==> flow/design.v <==
`timescale 1ns / 1ps
module display_controller(
	input clk,  
	input rst,
	output hSync, vSync,
	output reg bright,
	output reg[9:0] hCount, 
	output reg [9:0] vCount  
	);
	always @ (posedge clk, posedge rst)
		begin
		if (rst)
			begin
			hCount <= 0;
			vCount <= 0;
			end
		else if (hCount < 10'd799)
			begin
			hCount <= hCount + 1;
			end
		else if (vCount < 10'd524)
			begin
			hCount <= 0;
			vCount <= vCount + 1;
			end
		else
			begin
			hCount <= 0;
			vCount <= 0;
			end
		end
	assign hSync = (hCount < 96) ? 0:1;
	assign vSync = (vCount < 2) ? 0:1;
	always @(posedge clk, posedge rst)
		begin
		if (rst)
			bright <= 0;
		else if(hCount > 10'd143 && hCount < 10'd784 && vCount > 10'd34 && vCount < 10'd516)
			bright <= 1;
		else
			bright <= 0;
		end	
endmodule
`timescale 1ns / 1ps
module game_control(
	input clk,
	input en,  
	input bright,
	input rst,
	input up, input left, input right, input down,
	input [9:0] hCount, vCount,
	output reg [11:0] rgb,
	output reg [3:0] lives 
   );
	wire block_fill;
	wire block_white_fill_2;
	wire block_white_fill_3;
	wire block_white_fill_4;
	wire block_white_fill_5;
	wire block_white_fill_6;
	wire block_white_fill_7;
	wire block_white_fill_8;
	wire block_white_fill_9;
	wire block_white_fill_10;
	wire block_white_fill_11;
	wire block_red_fill_2;
	wire block_red_fill_3;
	wire block_red_fill_4;
	wire block_red_fill_5;
	wire block_red_fill_6;
	wire block_red_fill_7;
	wire block_red_fill_8;
	wire block_red_fill_9;
	wire block_red_fill_10;
	wire block_red_fill_11;
	wire block_blue_fill_2;
	wire block_blue_fill_3;
	wire block_blue_fill_4;
	wire block_blue_fill_5;
	wire block_blue_fill_6;
	wire block_blue_fill_7;
	wire block_blue_fill_8;
	wire block_blue_fill_9;
	wire block_blue_fill_10;
	wire block_blue_fill_11;
	wire ball_fill;
	wire start_screen;
	wire win_screen;
	wire lost_screen;
	reg [1:0] enablewhite2;
	reg [1:0] enablewhite3;
	reg [1:0] enablewhite4;
	reg [1:0] enablewhite5;
	reg [1:0] enablewhite6;
	reg [1:0] enablewhite7;
	reg [1:0] enablewhite8;
	reg [1:0] enablewhite9;
	reg [1:0] enablewhite10;
	reg [1:0] enablewhite11;
	reg [1:0] enablered2;
	reg [1:0] enablered3;
	reg [1:0] enablered4;
	reg [1:0] enablered5;
	reg [1:0] enablered6;
	reg [1:0] enablered7;
	reg [1:0] enablered8;
	reg [1:0] enablered9;
	reg [1:0] enablered10;
	reg [1:0] enablered11;
	reg [1:0] enableblue2;
	reg [1:0] enableblue3;
	reg [1:0] enableblue4;
	reg [1:0] enableblue5;
	reg [1:0] enableblue6;
	reg [1:0] enableblue7;
	reg [1:0] enableblue8;
	reg [1:0] enableblue9;
	reg [1:0] enableblue10;
	reg [1:0] enableblue11;
	reg reg_down;
	reg [9:0] xpos, ypos;
	reg [9:0] xpos2, ypos2;
	reg [1:0] move;
	reg [1:0] ydirection;
	reg [1:0] ydir_b, ydir_n;
	reg ydir_nset;
	reg [1:0] xdirection;
	reg [1:0] xspeed;
	parameter BLACK  = 12'b0000_0000_0000;
	parameter WHITE  = 12'b1111_1111_1111;
	parameter RED    = 12'b1111_0000_0000;
	parameter GREEN  = 12'b0000_1111_0000;
	parameter GREY   = 12'b0101_0101_0101;
	parameter YELLOW = 12'b1111_1111_0000;
	parameter CYAN   = 12'b0000_1111_1111;
	parameter BLUE   = 12'b0000_0000_1111;
	always@ (*) begin
		if(reg_down == 1)
			if(~bright )	 
				rgb = 12'b0000_0000_0000;
			else if (lives < 1 && lost_screen && !(enableblue2 == 0 && enableblue3 == 0 && enableblue4 == 0 && enableblue5 == 0 && enableblue6 == 0 && enableblue7 == 0 
			&& enableblue8 == 0 && enableblue9 == 0 && enableblue10 == 0 && enableblue11 == 0 && enablered2 == 0 && enablered3 == 0 && enablered4 == 0 
			&& enablered5 == 0 && enablered6 == 0 && enablered7 == 0 && enablered8 == 0 && enablered9 == 0 && enablered10 == 0 && enablered11 == 0 &&
			enablewhite2 == 0 && enablewhite3 == 0 && enablewhite4 == 0 && enablewhite5 == 0 && enablewhite6 == 0 && enablewhite7 == 0 && enablewhite8 == 0 && 
			enablewhite9 == 0 && enablewhite10 == 0 && enablewhite11 == 0))
				rgb = RED;
			else if (lives >= 1 && block_fill && !(enableblue2 == 0 && enableblue3 == 0 && enableblue4 == 0 && enableblue5 == 0 && enableblue6 == 0 && enableblue7 == 0 
			&& enableblue8 == 0 && enableblue9 == 0 && enableblue10 == 0 && enableblue11 == 0 && enablered2 == 0 && enablered3 == 0 && enablered4 == 0 
			&& enablered5 == 0 && enablered6 == 0 && enablered7 == 0 && enablered8 == 0 && enablered9 == 0 && enablered10 == 0 && enablered11 == 0 &&
			enablewhite2 == 0 && enablewhite3 == 0 && enablewhite4 == 0 && enablewhite5 == 0 && enablewhite6 == 0 && enablewhite7 == 0 && enablewhite8 == 0 && 
			enablewhite9 == 0 && enablewhite10 == 0 && enablewhite11 == 0)) 
				rgb = GREY; 
			else if (lives >= 1 && block_white_fill_2 || block_white_fill_3 || block_white_fill_4 || block_white_fill_5 || block_white_fill_6 || block_white_fill_7|| 
			block_white_fill_8 || block_white_fill_9 || block_white_fill_10 || block_white_fill_11) 
				rgb = WHITE; 
			else if (lives >= 1 && block_red_fill_2 || block_red_fill_3 || block_red_fill_4 || block_red_fill_5 || block_red_fill_6 || block_red_fill_7|| 
			block_red_fill_8 || block_red_fill_9 || block_red_fill_10 || block_red_fill_11)
				rgb = RED; 
			else if (lives >= 1 && block_blue_fill_2 || block_blue_fill_3 || block_blue_fill_4 || block_blue_fill_5 || block_blue_fill_6 || block_blue_fill_7|| 
			block_blue_fill_8 || block_blue_fill_9 || block_blue_fill_10 || block_blue_fill_11)
				rgb = BLUE;
			else if (lives >= 1 && ball_fill && !(enableblue2 == 0 && enableblue3 == 0 && enableblue4 == 0 && enableblue5 == 0 && enableblue6 == 0 && enableblue7 == 0 
			&& enableblue8 == 0 && enableblue9 == 0 && enableblue10 == 0 && enableblue11 == 0 && enablered2 == 0 && enablered3 == 0 && enablered4 == 0 
			&& enablered5 == 0 && enablered6 == 0 && enablered7 == 0 && enablered8 == 0 && enablered9 == 0 && enablered10 == 0 && enablered11 == 0 &&
			enablewhite2 == 0 && enablewhite3 == 0 && enablewhite4 == 0 && enablewhite5 == 0 && enablewhite6 == 0 && enablewhite7 == 0 && enablewhite8 == 0 && 
			enablewhite9 == 0 && enablewhite10 == 0 && enablewhite11 == 0))
				rgb = CYAN;
			else if(lives >= 1 && enableblue2 == 0 && enableblue3 == 0 && enableblue4 == 0 && enableblue5 == 0 && enableblue6 == 0 && enableblue7 == 0 
			&& enableblue8 == 0 && enableblue9 == 0 && enableblue10 == 0 && enableblue11 == 0 && enablered2 == 0 && enablered3 == 0 && enablered4 == 0 
			&& enablered5 == 0 && enablered6 == 0 && enablered7 == 0 && enablered8 == 0 && enablered9 == 0 && enablered10 == 0 && enablered11 == 0 &&
			enablewhite2 == 0 && enablewhite3 == 0 && enablewhite4 == 0 && enablewhite5 == 0 && enablewhite6 == 0 && enablewhite7 == 0 && enablewhite8 == 0 && 
			enablewhite9 == 0 && enablewhite10 == 0 && enablewhite11 == 0 && win_screen)
				rgb = GREEN;
			else	
				rgb= BLACK;	
		else
		  if(~bright )	 
		      rgb = 12'b0000_0000_0000;
		  else if (start_screen)
		      rgb = YELLOW;
		  else
		      rgb = BLACK;
	end
	assign block_fill= vCount>=(ypos-5) && vCount<=(ypos+5) && hCount>=(xpos-50) && hCount<=(xpos+50);
	assign start_screen = ((hCount>= 10'd148) && (hCount <= 10'd776)) && ((vCount >= 10'd40) && (vCount <= 10'd600));
	assign win_screen = ((hCount>= 10'd148) && (hCount <= 10'd776)) && ((vCount >= 10'd40) && (vCount <= 10'd600));
	assign lost_screen = ((hCount>= 10'd148) && (hCount <= 10'd776)) && ((vCount >= 10'd40) && (vCount <= 10'd600));
	assign block_white_fill_2= ((hCount>= 10'd148) && (hCount <= 10'd209)) && ((vCount >= 10'd40) && (vCount <= 10'd90) && (enablewhite2)) ? 1 : 0;
	assign block_white_fill_3= ((hCount>= 10'd211) && (hCount <= 10'd272)) && ((vCount >= 10'd40) && (vCount <= 10'd90) && (enablewhite3)) ? 1 : 0;
	assign block_white_fill_4= ((hCount>= 10'd274) && (hCount <= 10'd335)) && ((vCount >= 10'd40) && (vCount <= 10'd90) && (enablewhite4)) ? 1 : 0;
	assign block_white_fill_5= ((hCount>= 10'd337) && (hCount <= 10'd398)) && ((vCount >= 10'd40) && (vCount <= 10'd90) && (enablewhite5)) ? 1 : 0;
	assign block_white_fill_6= ((hCount>= 10'd400) && (hCount <= 10'd461)) && ((vCount >= 10'd40) && (vCount <= 10'd90) && (enablewhite6)) ? 1 : 0;
	assign block_white_fill_7= ((hCount>= 10'd463) && (hCount <= 10'd524)) && ((vCount >= 10'd40) && (vCount <= 10'd90) && (enablewhite7)) ? 1 : 0;
	assign block_white_fill_8= ((hCount>= 10'd526) && (hCount <= 10'd587)) && ((vCount >= 10'd40) && (vCount <= 10'd90) && (enablewhite8)) ? 1 : 0;
	assign block_white_fill_9= ((hCount>= 10'd589) && (hCount <= 10'd650)) && ((vCount >= 10'd40) && (vCount <= 10'd90) && (enablewhite9)) ? 1 : 0;
	assign block_white_fill_10= ((hCount>= 10'd652) && (hCount <= 10'd713)) && ((vCount >= 10'd40) && (vCount <= 10'd90) && (enablewhite10)) ? 1 : 0;
	assign block_white_fill_11= ((hCount>= 10'd715) && (hCount <= 10'd776)) && ((vCount >= 10'd40) && (vCount <= 10'd90) && (enablewhite11)) ? 1 : 0;
	assign block_red_fill_2= ((hCount>= 10'd148) && (hCount <= 10'd209)) && ((vCount >= 10'd91) && (vCount <= 10'd141) && (enablered2)) ? 1 : 0;
	assign block_red_fill_3= ((hCount>= 10'd211) && (hCount <= 10'd272)) && ((vCount >= 10'd91) && (vCount <= 10'd141) && (enablered3)) ? 1 : 0;
	assign block_red_fill_4= ((hCount>= 10'd274) && (hCount <= 10'd335)) && ((vCount >= 10'd91) && (vCount <= 10'd141) && (enablered4)) ? 1 : 0;
	assign block_red_fill_5= ((hCount>= 10'd337) && (hCount <= 10'd398)) && ((vCount >= 10'd91) && (vCount <= 10'd141) && (enablered5)) ? 1 : 0;
	assign block_red_fill_6= ((hCount>= 10'd400) && (hCount <= 10'd461)) && ((vCount >= 10'd91) && (vCount <= 10'd141) && (enablered6)) ? 1 : 0;
	assign block_red_fill_7= ((hCount>= 10'd463) && (hCount <= 10'd524)) && ((vCount >= 10'd91) && (vCount <= 10'd141) && (enablered7)) ? 1 : 0;
	assign block_red_fill_8= ((hCount>= 10'd526) && (hCount <= 10'd587)) && ((vCount >= 10'd91) && (vCount <= 10'd141) && (enablered8)) ? 1 : 0;
	assign block_red_fill_9= ((hCount>= 10'd589) && (hCount <= 10'd650)) && ((vCount >= 10'd91) && (vCount <= 10'd141) && (enablered9)) ? 1 : 0;
	assign block_red_fill_10= ((hCount>= 10'd652) && (hCount <= 10'd713)) && ((vCount >= 10'd91) && (vCount <= 10'd141) && (enablered10)) ? 1 : 0;
	assign block_red_fill_11= ((hCount>= 10'd715) && (hCount <= 10'd776)) && ((vCount >= 10'd91) && (vCount <= 10'd141) && (enablered11)) ? 1 : 0;
	assign block_blue_fill_2= ((hCount>= 10'd148) && (hCount <= 10'd209)) && ((vCount >= 10'd142) && (vCount <= 10'd192) && (enableblue2)) ? 1 : 0;
	assign block_blue_fill_3= ((hCount>= 10'd211) && (hCount <= 10'd272)) && ((vCount >= 10'd142) && (vCount <= 10'd192) && (enableblue3)) ? 1 : 0;
	assign block_blue_fill_4= ((hCount>= 10'd274) && (hCount <= 10'd335)) && ((vCount >= 10'd142) && (vCount <= 10'd192) && (enableblue4)) ? 1 : 0;
	assign block_blue_fill_5= ((hCount>= 10'd337) && (hCount <= 10'd398)) && ((vCount >= 10'd142) && (vCount <= 10'd192) && (enableblue5)) ? 1 : 0;
	assign block_blue_fill_6= ((hCount>= 10'd400) && (hCount <= 10'd461)) && ((vCount >= 10'd142) && (vCount <= 10'd192) && (enableblue6)) ? 1 : 0;
	assign block_blue_fill_7= ((hCount>= 10'd463) && (hCount <= 10'd524)) && ((vCount >= 10'd142) && (vCount <= 10'd192) && (enableblue7)) ? 1 : 0;
	assign block_blue_fill_8= ((hCount>= 10'd526) && (hCount <= 10'd587)) && ((vCount >= 10'd142) && (vCount <= 10'd192) && (enableblue8)) ? 1 : 0;
	assign block_blue_fill_9= ((hCount>= 10'd589) && (hCount <= 10'd650)) && ((vCount >= 10'd142) && (vCount <= 10'd192) && (enableblue9)) ? 1 : 0;
	assign block_blue_fill_10= ((hCount>= 10'd652) && (hCount <= 10'd713)) && ((vCount >= 10'd142) && (vCount <= 10'd192) && (enableblue10)) ? 1 : 0;
	assign block_blue_fill_11= ((hCount>= 10'd715) && (hCount <= 10'd776)) && ((vCount >= 10'd142) && (vCount <= 10'd192) && (enableblue11)) ? 1 : 0;
	assign ball_fill =  (vCount>=(ypos2) && vCount<=(ypos2) && hCount>=(xpos2-10) && hCount<=(xpos2+10) || 
	                     vCount>=(ypos2-1) && vCount<=(ypos2+1) && hCount>=(xpos2-10) && hCount<=(xpos2+10)||
						 vCount>=(ypos2-2) && vCount<=(ypos2+2) && hCount>=(xpos2-10) && hCount<=(xpos2+10)|| 
	                     vCount>=(ypos2-3) && vCount<=(ypos2+3) && hCount>=(xpos2-8) && hCount<=(xpos2+8)||
						 vCount>=(ypos2-4) && vCount<=(ypos2+4) && hCount>=(xpos2-8) && hCount<=(xpos2+8) ||
	                     vCount>=(ypos2-5) && vCount<=(ypos2+5) && hCount>=(xpos2-6) && hCount<=(xpos2+6) ||
						 vCount>=(ypos2-6) && vCount<=(ypos2+6) && hCount>=(xpos2-6) && hCount<=(xpos2+6) ||
	                     vCount>=(ypos2-7) && vCount<=(ypos2+7) && hCount>=(xpos2-4) && hCount<=(xpos2+4)||
						 vCount>=(ypos2-7) && vCount<=(ypos2+7) && hCount>=(xpos2-4) && hCount<=(xpos2+4)||
	                     vCount>=(ypos2-8) && vCount<=(ypos2+8) && hCount>=(xpos2-2) && hCount<=(xpos2+2) ||
	                     vCount>=(ypos2-9) && vCount<=(ypos2+9) && hCount>=(xpos2-1) && hCount<=(xpos2+1));
	always@ (posedge clk, posedge rst)
		begin
			if(rst)
			begin
				reg_down <= 0;
				move <= 0;
			end	
		    else if (en && down) 
				reg_down <= 1;
			else if(en && up && reg_down == 1)
				move <=1;
		end
	always@(posedge clk, posedge rst) 
	begin
		if(rst)
			begin 
				lives <= 3'd3;
				enablewhite2 <= 1;
				enablewhite3 <= 1;
				enablewhite4 <= 1;
				enablewhite5 <= 1;
				enablewhite6 <= 1;
				enablewhite7 <= 1;
				enablewhite8 <= 1;
				enablewhite9 <= 1;
				enablewhite10 <= 1;
				enablewhite11 <= 1;
				enablered2 <= 1;
				enablered3 <= 1;
				enablered4 <= 1;
				enablered5 <= 1;
				enablered6 <= 1;
				enablered7 <= 1;
				enablered8 <= 1;
				enablered9 <= 1;
				enablered10 <= 1;
				enablered11 <= 1;
				enableblue2 <= 1;
				enableblue3 <= 1;
				enableblue4 <= 1;
				enableblue5 <= 1;
				enableblue6 <= 1;
				enableblue7 <= 1;
				enableblue8 <= 1;
				enableblue9 <= 1;
				enableblue10 <= 1;
				enableblue11 <= 1;
				xpos <= 450;
				ypos <= 470;
				xpos2 <= 450;
				ypos2 <= 456;
				ydirection <= 1;
				xdirection <= 2;
				xspeed <= 0;
			end
		else if (en && reg_down == 1)
			begin
			ydir_b = ydirection;
			ydir_n = ydirection;
			ydir_nset = 1'b0;
			if ((ypos2 + 4 > 465) && (ypos2 + 4 < 467) && ydir_b == 0) 
				begin
					if ((xpos2 >= xpos - 50) && (xpos2 <= xpos + 50))
						begin ydir_n = 1; ydir_nset = 1'b1; end
					if ((xpos2 >= xpos - 1) && (xpos2 <= xpos + 1))
						begin
							xdirection <= 2;
							xspeed <= 0;
						end
					if ((xpos2 >= xpos - 50) && (xpos2 <= xpos -27))
						begin
							xdirection <= 0;
							xspeed <= 2;
						end
					if ((xpos2 >= xpos - 26) && (xpos2 <= xpos - 2))
						begin
							xdirection <= 0;
							xspeed <= 1;
						end
					if ((xpos2 >= xpos + 2) && (xpos2 <= xpos + 26))
						begin
							xdirection <= 1;
							xspeed <= 1;
						end
					if ((xpos2 >= xpos + 27) && (xpos2 <= xpos +50))
					begin
						xdirection <= 1;
						xspeed <= 2;
					end
			end
			begin
				if ((ypos2 - 4 <= 192))
					begin
						if ((xpos2 - 10 >= 148) && (xpos2 + 10 <= 210) && (enableblue2))
						begin
							enableblue2 <= 0;
							ydir_b = 0;
						end
						if ((xpos2 - 10 >= 211) && (xpos2 + 10 <= 273) && (enableblue3))
						begin
							enableblue3 <= 0;
							ydir_b = 0;
						end
						if ((xpos2 - 10 >= 274) && (xpos2 + 10 <= 336) && (enableblue4))
						begin
							enableblue4 <= 0;
							ydir_b = 0;
						end
						if ((xpos2 - 10 >= 337) && (xpos2 + 10 <= 399) && (enableblue5))
						begin
							enableblue5 <= 0;
							ydir_b = 0;
						end
						if ((xpos2 - 10 >= 400) && (xpos2 + 10 <= 462) && (enableblue6))
						begin
							enableblue6 <= 0;
							ydir_b = 0;
						end
						if ((xpos2 - 10 >= 461) && (xpos2 + 10 <= 525) && (enableblue7))
						begin
							enableblue7 <= 0;
							ydir_b = 0;
						end
						if ((xpos2 - 10 >= 526) && (xpos2 + 10 <= 588) && (enableblue8))
						begin
							enableblue8 <= 0;
							ydir_b = 0;
						end
						if ((xpos2 - 10 >= 589) && (xpos2 + 10 <= 651) && (enableblue9))
						begin
							enableblue9 <= 0;
							ydir_b = 0;
						end
						if ((xpos2 - 10 >= 652) && (xpos2 + 10 <= 714) && (enableblue10))
						begin
							enableblue10 <= 0;
							ydir_b = 0;
						end
						if ((xpos2 - 10 >= 715) && (xpos2 + 10 <= 778) && (enableblue11))
						begin
							enableblue11 <= 0;
							ydir_b = 0;
						end
					end
			end
			begin
				if ((ypos2 + 4 <= 146) && (ypos2 + 4 >= 142) && (ydir_b == 0))
					begin
						if ((xpos2 - 10 >= 148) && (xpos2 + 10 <= 210) && (enableblue2))
						begin
							enableblue2 <= 0;
							ydir_b = 1;
						end
						if ((xpos2 - 10 >= 211) && (xpos2 + 10 <= 273) && (enableblue3))
						begin
							enableblue3 <= 0;
							ydir_b = 1;
						end
						if ((xpos2 - 10 >= 274) && (xpos2 + 10 <= 336) && (enableblue4))
						begin
							enableblue4 <= 0;
							ydir_b = 1;
						end
						if ((xpos2 - 10 >= 337) && (xpos2 + 10 <= 399) && (enableblue5))
						begin
							enableblue5 <= 0;
							ydir_b = 1;
						end
						if ((xpos2 - 10 >= 400) && (xpos2 + 10 <= 462) && (enableblue6))
						begin
							enableblue6 <= 0;
							ydir_b = 1;
						end
						if ((xpos2 - 10 >= 463) && (xpos2 + 10 <= 525) && (enableblue7))
						begin
							enableblue7 <= 0;
							ydir_b = 1;
						end
						if ((xpos2 - 10 >= 526) && (xpos2 + 10 <= 588) && (enableblue8))
						begin
							enableblue8 <= 0;
							ydir_b = 1;
						end
						if ((xpos2 - 10 >= 589) && (xpos2 + 10 <= 651) && (enableblue9))
						begin
							enableblue9 <= 0;
							ydir_b = 1;
						end
						if ((xpos2 - 10 >= 652) && (xpos2 + 10 <= 714) && (enableblue10))
						begin
							enableblue10 <= 0;
							ydir_b = 1;
						end
						if ((xpos2 - 10 >= 715) && (xpos2 + 10 <= 776) && (enableblue11))
						begin
							enableblue11 <= 0;
							ydir_b = 1;
						end
					end
			end
			begin
				if ((ypos2 - 4 <= 192) && (ypos2 - 4 >= 142))
					begin
						if ((xpos2 - 10 >= 205) && (xpos2 - 10 <= 209) && (enableblue2))
						begin
							enableblue2 <= 0;
							xdirection <= 1;
						end
						if ((xpos2 + 10 >= 148) && (xpos2 + 10 <= 152) && (enableblue2))
						begin
							enableblue2 <= 0;
							xdirection <= 0;
						end
						if ((xpos2 - 10 >= 268) && (xpos2 - 10 <= 272) && (enableblue3))
						begin
							enableblue3 <= 0;
							xdirection <= 1;
						end
						if ((xpos2 + 10 >= 211) && (xpos2 + 10 <= 215) && (enableblue3))
						begin
							enableblue3 <= 0;
							xdirection <= 0;
						end
						if ((xpos2 - 10 >= 331) && (xpos2 - 10 <= 335) && (enableblue4))
						begin
							enableblue4 <= 0;
							xdirection <= 1;
						end
						if ((xpos2 + 10 >= 274) && (xpos2 + 10 <= 278) && (enableblue4))
						begin
							enableblue4 <= 0;
							xdirection <= 0;
						end
						if ((xpos2 - 10 >= 394) && (xpos2 - 10 <= 398) && (enableblue5))
						begin
							enableblue5 <= 0;
							xdirection <= 1;
						end
						if ((xpos2 + 10 >= 337) && (xpos2 + 10 <= 341) && (enableblue5))
						begin
							enableblue5 <= 0;
							xdirection <= 0;
						end
						if ((xpos2 - 10 >= 457) && (xpos2 - 10 <= 461) && (enableblue6))
						begin
							enableblue6 <= 0;
							xdirection <= 1;
						end
						if ((xpos2 + 10 >= 400) && (xpos2 + 10 <= 404) && (enableblue6))
						begin
							enableblue6 <= 0;
							xdirection <= 0;
						end
						if ((xpos2 - 10 >= 520) && (xpos2 - 10 <= 524) && (enableblue7))
						begin
							enableblue7 <= 0;
							xdirection <= 1;
						end
						if ((xpos2 + 10 >= 463) && (xpos2 + 10 <= 467) && (enableblue7))
						begin
							enableblue7 <= 0;
							xdirection <= 0;
						end
						if ((xpos2 - 10 >= 583) && (xpos2 - 10 <= 587) && (enableblue8))
						begin
							enableblue8 <= 0;
							xdirection <= 1;
						end
						if ((xpos2 + 10 >= 526) && (xpos2 + 10 <= 530) && (enableblue8))
						begin
							enableblue8 <= 0;
							xdirection <= 0;
						end
						if ((xpos2 - 10 >= 646) && (xpos2 - 10 <= 650) && (enableblue9))
						begin
							enableblue9 <= 0;
							xdirection <= 1;
						end
						if ((xpos2 + 10 >= 589) && (xpos2 + 10 <= 593) && (enableblue9))
						begin
							enableblue9 <= 0;
							xdirection <= 0;
						end
						if ((xpos2 - 10 >= 709) && (xpos2 - 10 <= 713) && (enableblue10))
						begin
							enableblue10 <= 0;
							xdirection <= 1;
						end
						if ((xpos2 + 10 >= 652) && (xpos2 + 10 <= 656) && (enableblue10))
						begin
							enableblue10 <= 0;
							xdirection <= 0;
						end
						if ((xpos2 - 10 >= 772) && (xpos2 - 10 <= 776) && (enableblue11))
						begin
							enableblue11 <= 0;
							xdirection <= 1;
						end
						if ((xpos2 + 10 >= 715) && (xpos2 + 10 <= 719) && (enableblue11))
						begin
							enableblue11 <= 0;
							xdirection <= 0;
						end
					end
			end
			begin
				if ((ypos2 - 4 <= 141))
					begin
						if ((xpos2 - 10 >= 148) && (xpos2 + 10 <= 210) && (enablered2))
						begin
							enablered2 <= 0;
							ydir_b = 0;
						end
						if ((xpos2 - 10 >= 211) && (xpos2 + 10 <= 273) && (enablered3))
						begin
							enablered3 <= 0;
							ydir_b = 0;
						end
						if ((xpos2 - 10 >= 274) && (xpos2 + 10 <= 336) && (enablered4))
						begin
							enablered4 <= 0;
							ydir_b = 0;
						end
						if ((xpos2 - 10 >= 337) && (xpos2 + 10 <= 399) && (enablered5))
						begin
							enablered5 <= 0;
							ydir_b = 0;
						end
						if ((xpos2 - 10 >= 400) && (xpos2 + 10 <= 462) && (enablered6))
						begin
							enablered6 <= 0;
							ydir_b = 0;
						end
						if ((xpos2 - 10 >= 463) && (xpos2 + 10 <= 525) && (enablered7))
						begin
							enablered7 <= 0;
							ydir_b = 0;
						end
						if ((xpos2 - 10 >= 526) && (xpos2 + 10 <= 588) && (enablered8))
						begin
							enablered8 <= 0;
							ydir_b = 0;
						end
						if ((xpos2 - 10 >= 589) && (xpos2 + 10 <= 651) && (enablered9))
						begin
							enablered9 <= 0;
							ydir_b = 0;
						end
						if ((xpos2 - 10 >= 652) && (xpos2 + 10 <= 714) && (enablered10))
						begin
							enablered10 <= 0;
							ydir_b = 0;
						end
						if ((xpos2 - 10 >= 715) && (xpos2 + 10 <= 778) && (enablered11))
						begin
							enablered11 <= 0;
							ydir_b = 0;
						end
					end
			end	
			begin
				if ((ypos2 + 4 <= 92) && ydir_b == 0)
					begin
						if ((xpos2 - 10 >= 148) && (xpos2 + 10 <= 210) && (enablered2))
						begin
							enablered2 <= 0;
							ydir_b = 1;
						end
						if ((xpos2 - 10 >= 211) && (xpos2 + 10 <= 273) && (enablered3))
						begin
							enablered3 <= 0;
							ydir_b = 1;
						end
						if ((xpos2 - 10 >= 274) && (xpos2 + 10 <= 336) && (enablered4))
						begin
							enablered4 <= 0;
							ydir_b = 1;
						end
						if ((xpos2 - 10 >= 337) && (xpos2 + 10 <= 399) && (enablered5))
						begin
							enablered5 <= 0;
							ydir_b = 1;
						end
						if ((xpos2 - 10 >= 400) && (xpos2 + 10 <= 462) && (enablered6))
						begin
							enablered6 <= 0;
							ydir_b = 1;
						end
						if ((xpos2 - 10 >= 463) && (xpos2 + 10 <= 525) && (enablered7))
						begin
							enablered7 <= 0;
							ydir_b = 1;
						end
						if ((xpos2 - 10 >= 526) && (xpos2 + 10 <= 588) && (enablered8))
						begin
							enablered8 <= 0;
							ydir_b = 1;
						end
						if ((xpos2 - 10 >= 589) && (xpos2 + 10 <= 651) && (enablered9))
						begin
							enablered9 <= 0;
							ydir_b = 1;
						end
						if ((xpos2 - 10 >= 652) && (xpos2 + 10 <= 714) && (enablered10))
						begin
							enablered10 <= 0;
							ydir_b = 1;
						end
						if ((xpos2 - 10 >= 715) && (xpos2 + 10 <= 778) && (enablered11))
						begin
							enablered11 <= 0;
							ydir_b = 1;
						end
					end
			end	
			begin
				if ((ypos2 - 4 <= 141) && (ypos2 - 4 >= 91))
					begin
						if ((xpos2 - 10 >= 205) && (xpos2 - 10 <= 209) && (enablered2))
						begin
							enablered2 <= 0;
							xdirection <= 1;
						end
						if ((xpos2 + 10 >= 148) && (xpos2 + 10 <= 152) && (enablered2))
						begin
							enablered2 <= 0;
							xdirection <= 0;
						end
						if ((xpos2 - 10 >= 268) && (xpos2 - 10 <= 272) && (enablered3))
						begin
							enablered3 <= 0;
							xdirection <= 1;
						end
						if ((xpos2 + 10 >= 211) && (xpos2 + 10 <= 215) && (enablered3))
						begin
							enablered3 <= 0;
							xdirection <= 0;
						end
						if ((xpos2 - 10 >= 331) && (xpos2 - 10 <= 335) && (enablered4))
						begin
							enablered4 <= 0;
							xdirection <= 1;
						end
						if ((xpos2 + 10 >= 274) && (xpos2 + 10 <= 278) && (enablered4))
						begin
							enablered4 <= 0;
							xdirection <= 0;
						end
						if ((xpos2 - 10 >= 394) && (xpos2 - 10 <= 398) && (enablered5))
						begin
							enablered5 <= 0;
							xdirection <= 1;
						end
						if ((xpos2 + 10 >= 337) && (xpos2 + 10 <= 341) && (enablered5))
						begin
							enablered5 <= 0;
							xdirection <= 0;
						end
						if ((xpos2 - 10 >= 457) && (xpos2 - 10 <= 461) && (enablered6))
						begin
							enablered6 <= 0;
							xdirection <= 1;
						end
						if ((xpos2 + 10 >= 400) && (xpos2 + 10 <= 404) && (enablered6))
						begin
							enablered6 <= 0;
							xdirection <= 0;
						end
						if ((xpos2 - 10 >= 520) && (xpos2 - 10 <= 524) && (enablered7))
						begin
							enablered7 <= 0;
							xdirection <= 1;
						end
						if ((xpos2 + 10 >= 463) && (xpos2 + 10 <= 467) && (enablered7))
						begin
							enablered7 <= 0;
							xdirection <= 0;
						end
						if ((xpos2 - 10 >= 583) && (xpos2 - 10 <= 587) && (enablered8))
						begin
							enablered8 <= 0;
							xdirection <= 1;
						end
						if ((xpos2 + 10 >= 526) && (xpos2 + 10 <= 530) && (enablered8))
						begin
							enablered8 <= 0;
							xdirection <= 0;
						end
						if ((xpos2 - 10 >= 646) && (xpos2 - 10 <= 650) && (enablered9))
						begin
							enablered9 <= 0;
							xdirection <= 1;
						end
						if ((xpos2 + 10 >= 589) && (xpos2 + 10 <= 593) && (enablered9))
						begin
							enablered9 <= 0;
							xdirection <= 0;
						end
						if ((xpos2 - 10 >= 709) && (xpos2 - 10 <= 713) && (enablered10))
						begin
							enablered10 <= 0;
							xdirection <= 1;
						end
						if ((xpos2 + 10 >= 652) && (xpos2 + 10 <= 656) && (enablered10))
						begin
							enablered10 <= 0;
							xdirection <= 0;
						end
						if ((xpos2 - 10 >= 772) && (xpos2 - 10 <= 776) && (enablered11))
						begin
							enablered11 <= 0;
							xdirection <= 1;
						end
						if ((xpos2 + 10 >= 715) && (xpos2 + 10 <= 719) && (enablered11))
						begin
							enablered11 <= 0;
							xdirection <= 0;
						end
					end
			end
			begin
				if ((ypos2 - 4 <= 90))
					begin
						if ((xpos2 - 10 >= 148) && (xpos2 + 10 <= 210) && (enablewhite2))
						begin
							enablewhite2 <= 0;
							ydir_b = 0;
						end
						if ((xpos2 - 10 >= 211) && (xpos2 + 10 <= 273) && (enablewhite3))
						begin
							enablewhite3 <= 0;
							ydir_b = 0;
						end
						if ((xpos2 - 10 >= 274) && (xpos2 + 10 <= 336) && (enablewhite4))
						begin
							enablewhite4 <= 0;
							ydir_b = 0;
						end
						if ((xpos2 - 10 >= 337) && (xpos2 + 10 <= 399) && (enablewhite5))
						begin
							enablewhite5 <= 0;
							ydir_b = 0;
						end
						if ((xpos2 - 10 >= 400) && (xpos2 + 10 <= 462) && (enablewhite6))
						begin
							enablewhite6 <= 0;
							ydir_b = 0;
						end
						if ((xpos2 - 10 >= 463) && (xpos2 + 10 <= 525) && (enablewhite7))
						begin
							enablewhite7 <= 0;
							ydir_b = 0;
						end
						if ((xpos2 - 10 >= 526) && (xpos2 + 10 <= 588) && (enablewhite8))
						begin
							enablewhite8 <= 0;
							ydir_b = 0;
						end
						if ((xpos2 - 10 >= 589) && (xpos2 + 10 <= 651) && (enablewhite9))
						begin
							enablewhite9 <= 0;
							ydir_b = 0;
						end
						if ((xpos2 - 10 >= 652) && (xpos2 + 10 <= 714) && (enablewhite10))
						begin
							enablewhite10 <= 0;
							ydir_b = 0;
						end
						if ((xpos2 - 10 >= 715) && (xpos2 + 10 <= 778) && (enablewhite11))
						begin
							enablewhite11 <= 0;
							ydir_b = 0;
						end
					end
			end
			begin
				if ((ypos2 - 4 <= 90) && (ypos2 - 4 >= 40))
					begin
						if ((xpos2 - 10 >= 205) && (xpos2 - 10 <= 209) && (enablewhite2))
						begin
							enablewhite2 <= 0;
							xdirection <= 1;
						end
						if ((xpos2 + 10 >= 148) && (xpos2 + 10 <= 152) && (enablewhite2))
						begin
							enablewhite2 <= 0;
							xdirection <= 0;
						end
						if ((xpos2 - 10 >= 268) && (xpos2 - 10 <= 272) && (enablewhite3))
						begin
							enablewhite3 <= 0;
							xdirection <= 1;
						end
						if ((xpos2 + 10 >= 211) && (xpos2 + 10 <= 215) && (enablewhite3))
						begin
							enablewhite3 <= 0;
							xdirection <= 0;
						end
						if ((xpos2 - 10 >= 331) && (xpos2 - 10 <= 335) && (enablewhite4))
						begin
							enablewhite4 <= 0;
							xdirection <= 1;
						end
						if ((xpos2 + 10 >= 274) && (xpos2 + 10 <= 278) && (enablewhite4))
						begin
							enablewhite4 <= 0;
							xdirection <= 0;
						end
						if ((xpos2 - 10 >= 394) && (xpos2 - 10 <= 398) && (enablewhite5))
						begin
							enablewhite5 <= 0;
							xdirection <= 1;
						end
						if ((xpos2 + 10 >= 337) && (xpos2 + 10 <= 341) && (enablewhite5))
						begin
							enablewhite5 <= 0;
							xdirection <= 0;
						end
						if ((xpos2 - 10 >= 457) && (xpos2 - 10 <= 461) && (enablewhite6))
						begin
							enablewhite6 <= 0;
							xdirection <= 1;
						end
						if ((xpos2 + 10 >= 400) && (xpos2 + 10 <= 404) && (enablewhite6))
						begin
							enablewhite6 <= 0;
							xdirection <= 0;
						end
						if ((xpos2 - 10 >= 520) && (xpos2 - 10 <= 524) && (enablewhite7))
						begin
							enablewhite7 <= 0;
							xdirection <= 1;
						end
						if ((xpos2 + 10 >= 463) && (xpos2 + 10 <= 467) && (enablewhite7))
						begin
							enablewhite7 <= 0;
							xdirection <= 0;
						end
						if ((xpos2 - 10 >= 583) && (xpos2 - 10 <= 587) && (enablewhite8))
						begin
							enablewhite8 <= 0;
							xdirection <= 1;
						end
						if ((xpos2 + 10 >= 526) && (xpos2 + 10 <= 530) && (enablewhite8))
						begin
							enablewhite8 <= 0;
							xdirection <= 0;
						end
						if ((xpos2 - 10 >= 646) && (xpos2 - 10 <= 650) && (enablewhite9))
						begin
							enablewhite9 <= 0;
							xdirection <= 1;
						end
						if ((xpos2 + 10 >= 589) && (xpos2 + 10 <= 593) && (enablewhite9))
						begin
							enablewhite9 <= 0;
							xdirection <= 0;
						end
						if ((xpos2 - 10 >= 709) && (xpos2 - 10 <= 713) && (enablewhite10))
						begin
							enablewhite10 <= 0;
							xdirection <= 1;
						end
						if ((xpos2 + 10 >= 652) && (xpos2 + 10 <= 656) && (enablewhite10))
						begin
							enablewhite10 <= 0;
							xdirection <= 0;
						end
						if ((xpos2 - 10 >= 772) && (xpos2 - 10 <= 776) && (enablewhite11))
						begin
							enablewhite11 <= 0;
							xdirection <= 1;
						end
						if ((xpos2 + 10 >= 715) && (xpos2 + 10 <= 719) && (enablewhite11))
						begin
							enablewhite11 <= 0;
							xdirection <= 0;
						end
					end
			end
		if ((ypos2 - 4 <= 41) && (ydir_b)) 
			begin ydir_n = 0; ydir_nset = 1'b1; end
		if ((xpos2 - 5 <= 147) && (xdirection == 0)) 
			xdirection <= 1;
		if ((xpos2 + 5 >= 777) && (xdirection == 1)) 
			xdirection <= 0;
		if(move && ypos2 <= 475)
			begin
				if (ydir_b == 1)
					ypos2 <= ypos2 - 2;
				else if (ydir_b == 0)
					ypos2 <= ypos2 + 2;
				else if (ydir_b == 2)
					ypos2 <= ypos2 - 1;
				if (xdirection == 0)
				begin
					if (xspeed == 2)
					begin
						if( xpos2 - 4 >= 148)
							xpos2 <= xpos2 - 4;
					end
					else if (xspeed == 1)
					begin
						if( xpos2 - 2 >= 148)
							xpos2 <= xpos2 - 2;
					end
				end
				else if (xdirection == 1)
				begin
					if (xspeed == 2)
					begin
						if( xpos2 + 4 <= 776)
							xpos2 <= xpos2 + 4;
					end
					else if (xspeed == 1)
					begin
						if( xpos2 + 2 <= 776)
							xpos2 <= xpos2 + 2;
					end
				end
				else if (xdirection == 2)
				begin
					xpos2 <= xpos2;
				end
			end
		else if (ypos2 >= 471)
			begin 
				lives <= lives - 3'd1;
				if (ypos2 >= 472)
					begin
						xpos <= 450;
						ypos <= 470;
						xpos2 <= 450;
						ypos2 <= 456;
						begin ydir_n = 1; ydir_nset = 1'b1; end
						xdirection <= 2;
					end
			end
		if(right) 
			begin
				xpos<=xpos+4;  
				if(xpos>=730)  
					xpos<=730;
			end
		else if(left) 
			begin
				xpos<=xpos-4;
				if(xpos<=200)
					xpos<=200;
			end
			ydirection <= ydir_nset ? ydir_n : ydir_b;
		end
	end
endmodule
module display_lives(
	input clk,
	input[3:0] displayNumber,
	output reg [3:0] anode,
	output reg [6:0] ssdOut	
    );
	reg [20:0] refresh;
	reg [3:0] LEDNumber;
	wire [1:0] LEDCounter;
	always @ (posedge clk)
	begin
		refresh <= refresh + 21'd1;
	end
	assign LEDCounter = refresh[20:19];
	always @ (*)
	 begin
		begin
			anode = 4'b1110;
			LEDNumber = displayNumber;
		end	
	end
	always @ (*)
    begin
        case (LEDNumber)
        4'd0: ssdOut = 7'b0000001;     
        4'd1: ssdOut = 7'b1001111; 
        4'd2: ssdOut = 7'b0010010; 
        4'd3: ssdOut = 7'b0000110;  
        default: ssdOut = 7'b0000110; 
        endcase
    end
endmodule
`timescale 1ns / 1ps
module vga_top(
	input ClkPort,
	input BtnC,
	input BtnU,
	input BtnD,
	input BtnR,
	input BtnL,
	input MoveTick,  
	output hSync, vSync,
	output [3:0] vgaR, vgaG, vgaB,
	output An0, An1, An2, An3, An4, An5, An6, An7,
	output Ca, Cb, Cc, Cd, Ce, Cf, Cg, Dp,
	output MemOE, MemWR, RamCS, QuadSpiFlashCS
	);
	wire Reset;
	assign Reset=BtnC;
	wire bright;
	wire[9:0] hc, vc;
	wire[3:0] lives;
	wire [6:0] ssdOut;
	wire [3:0] anode;
	wire [11:0] rgb;
	display_controller dc(.clk(ClkPort), .rst(Reset), .hSync(hSync), .vSync(vSync), .bright(bright), .hCount(hc), .vCount(vc));
	game_control sc(.clk(ClkPort), .en(MoveTick), .bright(bright), .rst(BtnC), .up(BtnU), .down(BtnD),.left(BtnL),.right(BtnR),.hCount(hc), .vCount(vc), .rgb(rgb), .lives(lives));
	display_lives cnt(.clk(ClkPort), .displayNumber(lives), .anode(anode), .ssdOut(ssdOut));
	assign vgaR = rgb[11 : 8];
	assign vgaG = rgb[7  : 4];
	assign vgaB = rgb[3  : 0];
	assign {MemOE, MemWR, RamCS, QuadSpiFlashCS} = 4'b1111;
	assign {An7, An6, An5, An4, An3, An2, An1, An0} = {4'b1111, anode};
	assign {Ca, Cb, Cc, Cd, Ce, Cf, Cg} = ssdOut[6 : 0];
	assign Dp = 1'b1;  
endmodule
# Reports on vga_top
# What the tools print for vga_top, step after step.
# Lines are those of the file above, counted from 1.
# Operators: Yosys type, input widths -> output width; for muxes data width and select width s.
# Library cell names are shortened.
# The mark -- stands for no value.
dict set report design {
  top_module {vga_top}
  clk_port {ClkPort}
  cell_library {sky130hd}
  lib_corner {tt_025C_1v80}
}

# Word level
# Source: Yosys, flattened and elaborated, memories not mapped. Widths are those after wreduce. Registers that Yosys merges into a memory's read port (data or address) are not register bits. Print and check cells do not count. Equal cells are merged and count once.
dict set report bits {
  register_bits 123
  inputBits 7
  output_inout_bits 34
  wordCells 1099
}
dict set report classes {
  add_sub_neg 47
  reduce_and_logical 412
  compare 168
  bitwise 2
  muxes 412
  n_eq 16
}
# cell n
set ops {}
lappend ops {{$ge 10x32->1} 21}
lappend ops {{$le 10x32->1} 21}
lappend ops {{$mux 2} 334}
lappend ops {{$le 32x10->1 const B} 17}
lappend ops {{$ge 32x10->1 const B} 14}
lappend ops {{$ge 32x9->1 const B} 13}
lappend ops {{$le 32x9->1 const B} 12}
lappend ops {{$ge 32x8->1 const B} 9}
lappend ops {{$mux 10} 26}
lappend ops {{$le 32x8->1 const B} 8}
lappend ops {{$logic_and 1x2->1} 123}
lappend ops {{$logic_and 1x1->1} 203}
lappend ops {{$mux 12} 10}
lappend ops {{$add 10x3->11 const B} 7}
lappend ops {{$sub 10x3->11 const B} 7}
lappend ops {{$ge 10x9->1 const B} 7}
lappend ops {{$logic_not 2->1} 35}
lappend ops {{$le 32x7->1 const B} 2}
lappend ops {{$le 10x10->1 const B} 6}
lappend ops {{$le 10x9->1 const B} 6}
lappend ops {{$ge 10x10->1 const B} 5}
lappend ops {{$add 10x2->11 const B} 4}
lappend ops {{$sub 10x2->11 const B} 4}
lappend ops {{$add 10x4->11 const B} 4}
lappend ops {{$sub 10x4->11 const B} 4}
lappend ops {{$lt 10x10->1 const B} 4}
lappend ops {{$le 10x8->1 const B} 4}
lappend ops {{$mux 1} 40}
# Not listed: further kinds 49, cells in them 107.

# Longest topological paths
# Depth = most cells in a row (Yosys ltp): at word level without a register or memory, in the mapped netlist without a sequential cell, where the memories' decode and read muxes count.
dict set report logic_depth {
  ltp_word 77
  ABC_AREA 1
  depth_mapped 34
  mapped_depth_nobuf 34
}

# Netlist
# Yosys stat after the flow's synthesis: flattened, memories mapped to cells. It holds for the ABC_AREA given above (unset counts as 0); a run with the other value may have another netlist.
dict set report mapped {
  synth_area_um2 25522.0
  seq_area_um2 3059.2
  n_buf 110
  stdcells 4027
  flip_flops 120
}
# cell n type_area_um2
set by_type {}
lappend by_type {ha_1 377 4.72E+03}
lappend by_type {nand2_1 678 2.54E+03}
lappend by_type {nor2_1 601 2.26E+03}
lappend by_type {inv_1 506 1.9E+03}
lappend by_type {dfrtp_1 75 1876.8}
lappend by_type {a21oi_1 254 1.27E+03}
lappend by_type {nand3_1 246 1.23E+03}
lappend by_type {xor2_1 138 1.21E+03}
lappend by_type {dfstp_2 45 1.18E+03}
lappend by_type {o21ai_0 199 995.955}
lappend by_type {nand4_1 131 819.536}
lappend by_type {nor3_1 84 420.403}
lappend by_type {nor4_1 47 294.032}
lappend by_type {o211ai_1 34 255.245}
lappend by_type {nand2_2 36 225.216}
lappend by_type {nor2_4 20 225.216}
lappend by_type {buf_4 29 217.709}
lappend by_type {o22ai_1 34 212.704}
# Other cell types: 64; their cells: 493.

# Timing after synthesis
# OpenSTA on the mapped netlist: ideal clock, no wires. The path of least setup slack (recovery checks aside). Input and output delay are each 20% of the period. Register names are those of the netlist, which keeps one name where synthesis merged equal registers.
dict set report synth_timing {
  path_type {reg-to-output}
  start {register sc.xpos2[1]}
  end {output port vgaB[3]}
  stages 24
  slack_ns 5.794
  n_path_buf 4
  output_delay_ns 2.400
  arrival_ns 3.806
  delay_ns 3.806
  clock_period_ns 12.0
  t_first_pin_ns 0.000
  t_required_ns 9.600
  period_less_setup_slack_ns 6.206
}
# "delay_ns" = arrival - input delay + setup time.
# At an output port there is no setup time.
# "stages" counts driving pins, that of a launching flip-flop among them; a cell with two outputs on the path counts twice.
# "period_less_setup_slack_ns" = period - worst setup slack (recovery checks aside). The figure is calculated, with input and output delays left at 20% of the set period.
# The rows between start and end are the longest chain of elaborated cells between them; the timing report does not say that the signal goes this way. Where chains are equally long, one stands for them.
# Each line given opens the expression or statement behind the cell; cells for indexed reads and writes are added by Yosys, which also makes memories of some case tables.
# A register here has more assigning lines than the two given.
dict set report synth_via {
  cell_sequence {dfstp_2 > buf_2 > inv_1 > clkbuf_1 > ha_1 > buf_2 > clkinv_1 > ha_1 > inv_1 > o21bai_1 > a21oi_1 > o221ai_1 > a21o_1 > a21oi_1 > a211oi_1 > nand2_1 > a21oi_1 > a21oi_1 > nand2_1 > nand2_1 > nand2_1 > nand2_1 > a21oi_1 > buf_4}
  elab_chain_len 24
  cone_cells 64
  classes_between {add/sub: 12; compare: 12; mux: 8; reduce/logical: 32}
}
# element line
set synth_lines {}
lappend synth_lines {{start, declared} 122} ;# reg [9:0] xpos2, ypos2;
lappend synth_lines {{start, assigned} 928} ;# xpos2 <= xpos2 - 4;
lappend synth_lines {{start, assigned} 933} ;# xpos2 <= xpos2 - 2;
lappend synth_lines {{$sub 10x4->11} 218} ;# assign ball_fill = (vCount>=(ypos2) && vCount<=(ypos2) && hCount>=(xpos2-10) && hCount<=(xpos2+10) ||
lappend synth_lines {{$ge 10x32->1} 218}
lappend synth_lines {{$logic_and 1x1->1 (2 in a row)} 218}
lappend synth_lines {{$logic_or 1x1->1 (10 in a row)} 218}
lappend synth_lines {{$logic_and 1x1->1 (2 in a row)} 162} ;# else if (lives >= 1 && ball_fill && !(enableblue2 == 0 && enableblue3 == 0 && enableblue4 == 0 && enableblue5 ...
lappend synth_lines {{$mux 12} 162}
lappend synth_lines {{$mux 12} 159} ;# else if (lives >= 1 && block_blue_fill_2 || block_blue_fill_3 || block_blue_fill_4 || block_blue_fill_5 || blo ...
lappend synth_lines {{$mux 12} 156} ;# else if (lives >= 1 && block_red_fill_2 || block_red_fill_3 || block_red_fill_4 || block_red_fill_5 || block_r ...
lappend synth_lines {{$mux 12} 153} ;# else if (lives >= 1 && block_white_fill_2 || block_white_fill_3 || block_white_fill_4 || block_white_fill_5 || ...
lappend synth_lines {{$mux 12} 147} ;# else if (lives >= 1 && block_fill && !(enableblue2 == 0 && enableblue3 == 0 && enableblue4 == 0 && enableblue5 ...
lappend synth_lines {{$mux 12} 141} ;# else if (lives < 1 && lost_screen && !(enableblue2 == 0 && enableblue3 == 0 && enableblue4 == 0 && enableblue5 ...
lappend synth_lines {{$mux 12} 139} ;# if(~bright )
lappend synth_lines {{$mux 12} 138} ;# if(reg_down == 1)
lappend synth_lines {{end, declared} 1025} ;# output [3:0] vgaR, vgaG, vgaB,
# Nets of the timed path that keep an RTL name, with a line that drives or declares them; the list need not be complete.
# net line
set synth_nets {}
lappend synth_nets {vgaB[1] 138}

# Worst path after layout
# From the final timing report of entry A: the path of least setup slack in the routed layout; clock arrival at registers is part of the times.
dict set report layout_timing {
  path_type {reg-to-output}
  start {register sc.ypos2[3]}
  end {output port vgaG[1]}
  arrival_ns 5.72
  slack_ns 0.19
  stages 25
  clock_period_ns 7.38
  n_path_buf 1
  t_required_ns 5.90
  output_delay_ns 1.48
  t_first_pin_ns 0.51
}
# The rows between start and end are the longest chain of elaborated cells between them; the timing report does not say that the signal goes this way. Where chains are equally long, one stands for them.
# A register here has more assigning lines than the two given.
dict set report layout_via {
  cell_sequence {dfstp_2 > ha_1 > inv_1 > nor2_1 > inv_1 > nor2_1 > xor2_1 > a21oi_1 > ha_1 > nand2_1 > nor3_1 > nand4_1 > and3_1 > o22ai_1 > nand3_1 > nand3_1 > nor2_1 > nand2_1 > nand2_1 > nand2_1 > nand3_1 > nand2_1 > nand3_1 > nand2_1 > clkdlybuf4s50_1}
  elab_chain_len 25
  cone_cells 88
  classes_between {add/sub: 18; compare: 20; mux: 8; reduce/logical: 42}
}
# element line
set layout_lines {}
lappend layout_lines {{start, declared} 122} ;# reg [9:0] xpos2, ypos2;
lappend layout_lines {{start, assigned} 918} ;# ypos2 <= ypos2 - 2;
lappend layout_lines {{start, assigned} 920} ;# ypos2 <= ypos2 + 2;
lappend layout_lines {{$sub 10x1->11} 219} ;# vCount>=(ypos2-1) && vCount<=(ypos2+1) && hCount>=(xpos2-10) && hCount<=(xpos2+10)||
lappend layout_lines {{$ge 10x32->1} 219}
lappend layout_lines {{$logic_and 1x1->1 (3 in a row)} 219}
lappend layout_lines {{$logic_or 1x1->1 (10 in a row)} 218} ;# assign ball_fill = (vCount>=(ypos2) && vCount<=(ypos2) && hCount>=(xpos2-10) && hCount<=(xpos2+10) ||
lappend layout_lines {{$logic_and 1x1->1 (2 in a row)} 162} ;# else if (lives >= 1 && ball_fill && !(enableblue2 == 0 && enableblue3 == 0 && enableblue4 == 0 && enableblue5 ...
lappend layout_lines {{$mux 12} 162}
lappend layout_lines {{$mux 12} 159} ;# else if (lives >= 1 && block_blue_fill_2 || block_blue_fill_3 || block_blue_fill_4 || block_blue_fill_5 || blo ...
lappend layout_lines {{$mux 12} 156} ;# else if (lives >= 1 && block_red_fill_2 || block_red_fill_3 || block_red_fill_4 || block_red_fill_5 || block_r ...
lappend layout_lines {{$mux 12} 153} ;# else if (lives >= 1 && block_white_fill_2 || block_white_fill_3 || block_white_fill_4 || block_white_fill_5 || ...
lappend layout_lines {{$mux 12} 147} ;# else if (lives >= 1 && block_fill && !(enableblue2 == 0 && enableblue3 == 0 && enableblue4 == 0 && enableblue5 ...
lappend layout_lines {{$mux 12} 141} ;# else if (lives < 1 && lost_screen && !(enableblue2 == 0 && enableblue3 == 0 && enableblue4 == 0 && enableblue5 ...
lappend layout_lines {{$mux 12} 139} ;# if(~bright )
lappend layout_lines {{$mux 12} 138} ;# if(reg_down == 1)
lappend layout_lines {{end, declared} 1025} ;# output [3:0] vgaR, vgaG, vgaB,

; Design vga_top on sky130hd. What follows are 3 stored runs of the flow, each under its own settings; their order means nothing. The constraints put input and output delay at 20% of the set period each and load the outputs with 0.01 pF.
; "worst_setup_path_time_ns" is the time allowed to the run's worst setup path (the clock period less input and output delay, where it has them) less its slack. Clock arrival times count: a late capture clock shortens it, a late launch clock lengthens it.

[entry A: settings]
ABC_AREA = 1
CAP_MARGIN = 35
CORE_ASPECT_RATIO = 0.78
CORE_MARGIN = 7
CORE_UTILIZATION = 28
CTS_CLUSTER_DIAMETER = 284
CTS_CLUSTER_SIZE = 27
GPL_ROUTABILITY_DRIVEN = 0
GPL_TIMING_DRIVEN = 1
HOLD_SLACK_MARGIN = 0.18
PLACE_DENSITY_LB_ADDON = 0.23
SETUP_SLACK_MARGIN = -0.22
SLEW_MARGIN = 5
TNS_END_PERCENT = 45
period_ns = 7.38
[entry A: results]
synth_chip_area_um2 = 25522.0
timing.setup.ws_ns = 0.188
ws_hold_ns = 0.439
dieArea_um2 = 99864.3
fin_tns_ns = 0.000
finalCellArea_um2 = 27903.0
worst_setup_path_time_ns = 5.72
worst_setup_path_type = reg-to-output

[entry B: settings]
CORE_UTILIZATION = 40
PLACE_DENSITY = 0.6
SETUP_SLACK_MARGIN = 0.49
period_ns = 9.52
CAP_MARGIN = 20
CORE_MARGIN = 2
SLEW_MARGIN = 20
[entry B: results]
synth_chip_area_um2 = 22914.5
timing.setup.ws_ns = 1.085
ws_hold_ns = 0.463
dieArea_um2 = 59216.8
fin_tns_ns = 0.000
finalCellArea_um2 = 24360.9
worst_setup_path_time_ns = 6.53
worst_setup_path_type = reg-to-output

[entry C: settings]
ABC_AREA = 1
CAP_MARGIN = 30
CELL_PAD_IN_SITES_DETAIL_PLACEMENT = 2
CORE_UTILIZATION = 54
GPL_ROUTABILITY_DRIVEN = 0
GPL_TIMING_DRIVEN = 0
HOLD_SLACK_MARGIN = 0.04
PLACE_DENSITY_LB_ADDON = 0.11
SLEW_MARGIN = 10
period_ns = 5.31
CORE_MARGIN = 2
[entry C: results]
outcome = no final report: placement broke off with DPL-0033
